==> flow/design.v <==
`timescale 1ns / 1ps
module magnitude_wrapper(
	input aclk,
	input aresetn,
	input s_i_data_valid,
	output reg s_o_data_ready,
	input [31:0] s_i_data,
	output reg m_o_data_valid,
	input m_i_data_ready,
	output reg [31:0] m_o_data
    );
	reg [31:0] o_data_temp;
	reg [15:0] data_real;
	reg [15:0] data_imag;
	reg start_calc;
	reg ack_calc;
	wire [15:0] in_real = s_i_data[15:0];
	wire [15:0] in_imag = s_i_data[31:16];
	always @ (posedge aclk)
		begin
			if (aresetn == 0) begin
				s_o_data_ready <= 1'b0;
				start_calc <= 1'b0;
			end
			if (ack_calc == 1'b1) begin
				start_calc <= 0;
			end
			if ( (s_i_data_valid == 1'b1) && (ack_calc == 0)) begin
				if (in_real[15] == 1'b1)
					data_real <= ~in_real + 16'd1;
				else
					data_real <= in_real;
				if (in_imag[15] == 1'b1)
					data_imag <= ~in_imag + 16'd1;
				else
					data_imag <= in_imag;
				s_o_data_ready <= 1;
				start_calc <= 1'b1;
			end
		end
	always @ (posedge aclk)
		begin
			if (aresetn == 0) begin
				ack_calc <= 0;
			end
			if (start_calc == 1'b1) begin
				ack_calc <= 1;
				o_data_temp <= data_real*data_real + data_imag*data_imag;
			end
			else begin
				ack_calc <= 0;
			end
		end
	always @ (posedge aclk)
		begin
			if (aresetn == 0) begin
				m_o_data_valid <= 1'b0;
			end
			if (m_i_data_ready == 1'b1) begin
				if (ack_calc == 0) begin
					m_o_data_valid <= 1'b0;
				end
				else begin
					m_o_data_valid <= 1'b1;
					m_o_data <= o_data_temp;
				end
			end
		end
endmodule
--- tool output ---
* Tool chain data of magnitude_wrapper
Each step is given for the RTL above and for the edited RTL. Lines under "before" count in the file above, lines under "after" in the edited file. "change": "after" minus "before" as printed here. Operators carry their Yosys type and port widths (W data, S select, Z words). Cell names lack the library's common part. Not given: --
Inputs: design top magnitude_wrapper, clock aclk, standard-cell library sky130hd, timing corner tt_025C_1v80

* Diff
The edit as a unified diff against the file above. This change comes from a script, not from a designer. The edited design behaves differently; no optimisation was intended.
begin of diff
@@ -26,5 +26,5 @@
 				start_calc <= 0;
 			end
-			if ( (s_i_data_valid == 1'b1) && (ack_calc == 0)) begin
+			begin
 				if (in_real[15] == 1'b1)
 					data_real <= ~in_real + 16'd1;
end of diff

* Elaborated design
Yosys after proc, flatten, opt, wreduce and memory -nomap, before mapping. Memory bits, and registers merged into a memory's read port (data or address), are not among the register bits. Print and check cells are not counted. Equal cells are merged and count once.
Bit counts:
- flip-flop bits (word level) | before 100, after 97, change -3
- input bits | before 36, after 36, change 0
- output and inout port bits | before 34, after 34, change 0
- word-level cells | before 29, after 18, change -11
Cells by class:
- add/subtract/negate cells | before 3, after 3, change 0
- $mul | before 2, after 2, change 0
- equality and inequality tests | before 2, after 1, change -1
- mux-type cells | before 7, after 3, change -4
- bitwise operators | before 3, after 2, change -1
- reductions and logical operators | before 2, after 0, change -2
Operators by type and width:
- $mux W1 | before 5, after 1, change -4
- $ne A2 B1 Y1 const B | before 2, after 1, change -1
- $logic_and A1 B1 Y1 | before 1, after 0, change -1
- $not A1 Y1 | before 1, after 0, change -1
- $reduce_and A2 Y1 | before 1, after 0, change -1
- $add A16 B1 Y16 const B | before 2, after 2, change 0
- $mul A16 B16 Y32 | before 2, after 2, change 0
- $mux W15 | before 2, after 2, change 0
- $not A16 Y16 | before 2, after 2, change 0
- $add A32 B32 Y32 | before 1, after 1, change 0

* Logic depth
Longest topological path by Yosys (ltp), each cell counted once; first at word level (registers and memories cut), then after technology mapping (sequential cells cut; the memories' decode and read muxes count).
Depth:
- word-level depth | before 3, after 3, change 0
- ABC_AREA | before 0, after 0
- mapped depth | before 27, after 25, change -2
- gate-level depth less buffers | before 24, after 24, change 0

* Netlist
Yosys stat after the flow's synthesis: flattened, memories mapped to cells. It holds for the ABC_AREA given above (unset counts as 0); a run with the other value may have another netlist.
Cells by type:
- edfxtp_1 | before 97, after 32, change -65
- dfxtp_1 | before 3, after 65, change +62
- a21oi_1 | before 20, after 36, change +16
- and2_1 | before 127, after 120, change -7
- nor2_1 | before 36, after 43, change +7
- a211oi_1 | before 7, after 0, change -7
- inv_1 | before 515, after 509, change -6
- xnor2_1 | before 47, after 53, change +6
- clkbuf_1 | before 45, after 40, change -5
- o21ai_1 | before 0, after 5, change +5
- nor2b_1 | before 10, after 6, change -4
- nor3_1 | before 10, after 6, change -4
- a31oi_1 | before 5, after 1, change -4
- o21a_1 | before 4, after 0, change -4
- o41ai_1 | before 4, after 0, change -4
- nand4_1 | before 1, after 5, change +4
- ha_1 | before 195, after 198, change +3
- o21ai_0 | before 25, after 28, change +3
Not every row of either side is listed.
Synthesis totals:
- cell count | before 1791, after 1780, change -11
- cell area after synthesis (um^2) | before 18541.5, after 17744.5, change -797.0
- sequential area (um^2) | before 2972.9, after 2262.2, change -710.7
- mapped flip-flops | before 100, after 97, change -3
- buffers | before 47, after 43, change -4

* Worst setup path after synthesis
OpenSTA on the mapped netlist: ideal clock, no wires. The path of least setup slack (recovery checks aside). Input and output delay are each 20% of the period. Register names are those of the netlist, which keeps one name where synthesis merged equal registers.
Path after synthesis:
- path kind | before reg-to-reg, after reg-to-reg
- from | before reg data_real[4], after reg data_real[4]
- to | before reg o_data_temp[30], after reg o_data_temp[28]
- clock period (ns) | before 10.0, after 10.0, change 0.0
- library setup time (ns) | before 0.261, after 0.126, change -0.135
- time at the first pin (ns) | before 0.000, after 0.000, change 0.000
- arrival time (ns) | before 6.777, after 6.472, change -0.305
- required time (ns) | before 9.739, after 9.874, change +0.135
- setup slack (ns) | before 2.962, after 3.401, change +0.439
- delay of the path (ns) | before 7.038, after 6.598, change -0.440
- driving pins on the path | before 22, after 22, change 0
- path buffers | before 1, after 1, change 0
- synthesis period reached (ns) | before 7.038, after 6.599, change -0.439
"delay of the path" is the arrival time less input delay plus setup time. "driving pins on the path": output pins that drive a net of the path, with the launching flip-flop's if there is one; two outputs of one cell count as two. "synthesis period reached" = period - worst setup slack (recovery checks aside). The figure is calculated, with input and output delays left at 20% of the set period. Between the ends stands the longest chain of elaborated cells between them, by number of cells; it is not shown to be the way that was timed. Of several equally long chains one is given. Each line given opens the expression or statement behind the cell; cells for indexed reads and writes are added by Yosys, which also makes memories of some case tables.
On the way, after synthesis, before: cell sequence edfxtp_1 > clkbuf_1 > nand2_1 > fa_1 > inv_1 > fa_1 > inv_1 > fa_1 > fa_1 > inv_1 > fa_1 > fa_1 > fa_1 > fa_1 > ha_1 > and4_4 > and2_4 > nand3_4 > a2111o_1 > a21o_1 > and4_4 > a311o_1, length of the longest elaborated chain 2, elaborated cells between the ends (all ways) 2, RTL lines with such cells 1, those cells by class add/sub: 1; mul: 1
RTL lines, path after synthesis, before:
- start: declaration | line 13 | reg [15:0] data_real;
- start: assignment | line 30 | data_real <= ~in_real + 16'd1;
- start: assignment | line 32 | data_real <= in_real;
- $mul A16 B16 Y32 | line 48 | o_data_temp <= data_real*data_real + data_imag*data_imag;
- $add A32 B32 Y32 | line 48
- end: assignment | line 48
- end: declaration | line 12 | reg [31:0] o_data_temp;
On the way, after synthesis, after: cell sequence dfxtp_1 > clkbuf_1 > nand2_1 > fa_1 > fa_1 > inv_1 > fa_1 > inv_1 > fa_1 > inv_1 > fa_1 > fa_1 > fa_1 > fa_1 > ha_1 > a21oi_1 > o21ai_1 > or3_1 > o211ai_1 > o21ai_1 > a211o_1 > xor2_1, length of the longest elaborated chain 2, elaborated cells between the ends (all ways) 2, RTL lines with such cells 1, those cells by class add/sub: 1; mul: 1
RTL lines, path after synthesis, after:
- start: declaration | line 13 | reg [15:0] data_real;
- start: assignment | line 30 | data_real <= ~in_real + 16'd1;
- start: assignment | line 32 | data_real <= in_real;
- $mul A16 B16 Y32 | line 48 | o_data_temp <= data_real*data_real + data_imag*data_imag;
- $add A32 B32 Y32 | line 48
- end: assignment | line 48
- end: declaration | line 12 | reg [31:0] o_data_temp;

* Worst path after layout
Path of least setup slack in the final report of the runs of set A (OpenROAD, finished layout, wires in). Where an end is a register, its clock arrival counts in the times.
Path after layout:
- path kind | before reg-to-reg, after reg-to-reg
- from | before reg data_real[11], after reg data_imag[2]
- to | before reg o_data_temp[31], after reg o_data_temp[28]
- clock period (ns) | before 10.0, after 10.0, change 0.0
- library setup time (ns) | before 0.25, after 0.11, change -0.14
- time at the first pin (ns) | before 0.38, after 0.37, change -0.01
- arrival time (ns) | before 8.16, after 7.74, change -0.42
- required time (ns) | before 10.12, after 10.26, change +0.14
- setup slack (ns) | before 1.97, after 2.52, change +0.55
- driving pins on the path | before 23, after 20, change -3
- path buffers | before 0, after 0, change 0
Between the ends stands the longest chain of elaborated cells between them, by number of cells; it is not shown to be the way that was timed. Of several equally long chains one is given.
On the way, after layout, before: cell sequence edfxtp_1 > inv_1 > nor2_1 > fa_1 > inv_1 > fa_1 > fa_1 > fa_1 > inv_1 > fa_1 > fa_1 > fa_1 > inv_1 > fa_1 > inv_1 > ha_1 > a211oi_1 > o21ai_0 > a221oi_1 > a2bb2oi_1 > a31oi_1 > o21ai_0 > a211oi_1, length of the longest elaborated chain 2, elaborated cells between the ends (all ways) 2, RTL lines with such cells 1, those cells by class add/sub: 1; mul: 1
RTL lines, path after layout, before:
- start: declaration | line 13 | reg [15:0] data_real;
- start: assignment | line 30 | data_real <= ~in_real + 16'd1;
- start: assignment | line 32 | data_real <= in_real;
- $mul A16 B16 Y32 | line 48 | o_data_temp <= data_real*data_real + data_imag*data_imag;
- $add A32 B32 Y32 | line 48
- end: assignment | line 48
- end: declaration | line 12 | reg [31:0] o_data_temp;
On the way, after layout, after: cell sequence dfxtp_1 > inv_1 > nor2_1 > ha_1 > xor2_1 > fa_1 > inv_1 > fa_1 > fa_1 > fa_1 > fa_1 > fa_1 > fa_1 > ha_1 > a21o_1 > or3_1 > o211ai_1 > o21ai_1 > a211o_1 > xor2_1, length of the longest elaborated chain 2, elaborated cells between the ends (all ways) 2, RTL lines with such cells 1, those cells by class add/sub: 1; mul: 1
RTL lines, path after layout, after:
- start: declaration | line 14 | reg [15:0] data_imag;
- start: assignment | line 34 | data_imag <= ~in_imag + 16'd1;
- start: assignment | line 36 | data_imag <= in_imag;
- $mul A16 B16 Y32 | line 48 | o_data_temp <= data_real*data_real + data_imag*data_imag;
- $add A32 B32 Y32 | line 48
- end: assignment | line 48
- end: declaration | line 12 | reg [31:0] o_data_temp;

* Flow runs
Both versions went through the flow (Yosys, OpenROAD) with the same settings in each pair. Constraints: input delay and output delay 20% of the set period each, output load 0.01 pF.
Flow settings, set A: CORE_UTILIZATION 40, period_ns 10.0, CAP_MARGIN 20, CORE_MARGIN 2, SLEW_MARGIN 20
Final reports, set A:
- synthesis area (um^2) | before 18541.5, after 17744.5, change -797.0
- die outline area (um^2) | before 48092.5, after 46061.7, change -2030.8
- final utilization (%) | before 44.1, after 43.9, change -0.2
- worst setup slack after layout (ns) | before 1.966, after 2.520, change +0.554
- reached clock period (ns) | before 8.034, after 7.480, change -0.554
Flow settings, set B: ABC_AREA 1, CAP_MARGIN 25, CORE_UTILIZATION 43, GPL_ROUTABILITY_DRIVEN 1, MAX_ROUTING_LAYER met5, PLACE_DENSITY_LB_ADDON 0.0, SETUP_SLACK_MARGIN 0.71, SLEW_MARGIN 25, period_ns 10.7, CORE_MARGIN 2
Final reports, set B:
- synthesis area (um^2) | before 19556.3, after 18859.3, change -697.0
- die outline area (um^2) | before 47201.9, after 45550.2, change -1651.7
- final utilization (%) | before 46.8, after 47.2, change +0.4
- worst setup slack after layout (ns) | before 3.621, after 3.752, change +0.131
- reached clock period (ns) | before 7.079, after 6.948, change -0.131
"reached clock period" means the clock period less the worst setup slack. The figure is calculated, with input and output delays left at 20% of the set period.
--- end ---
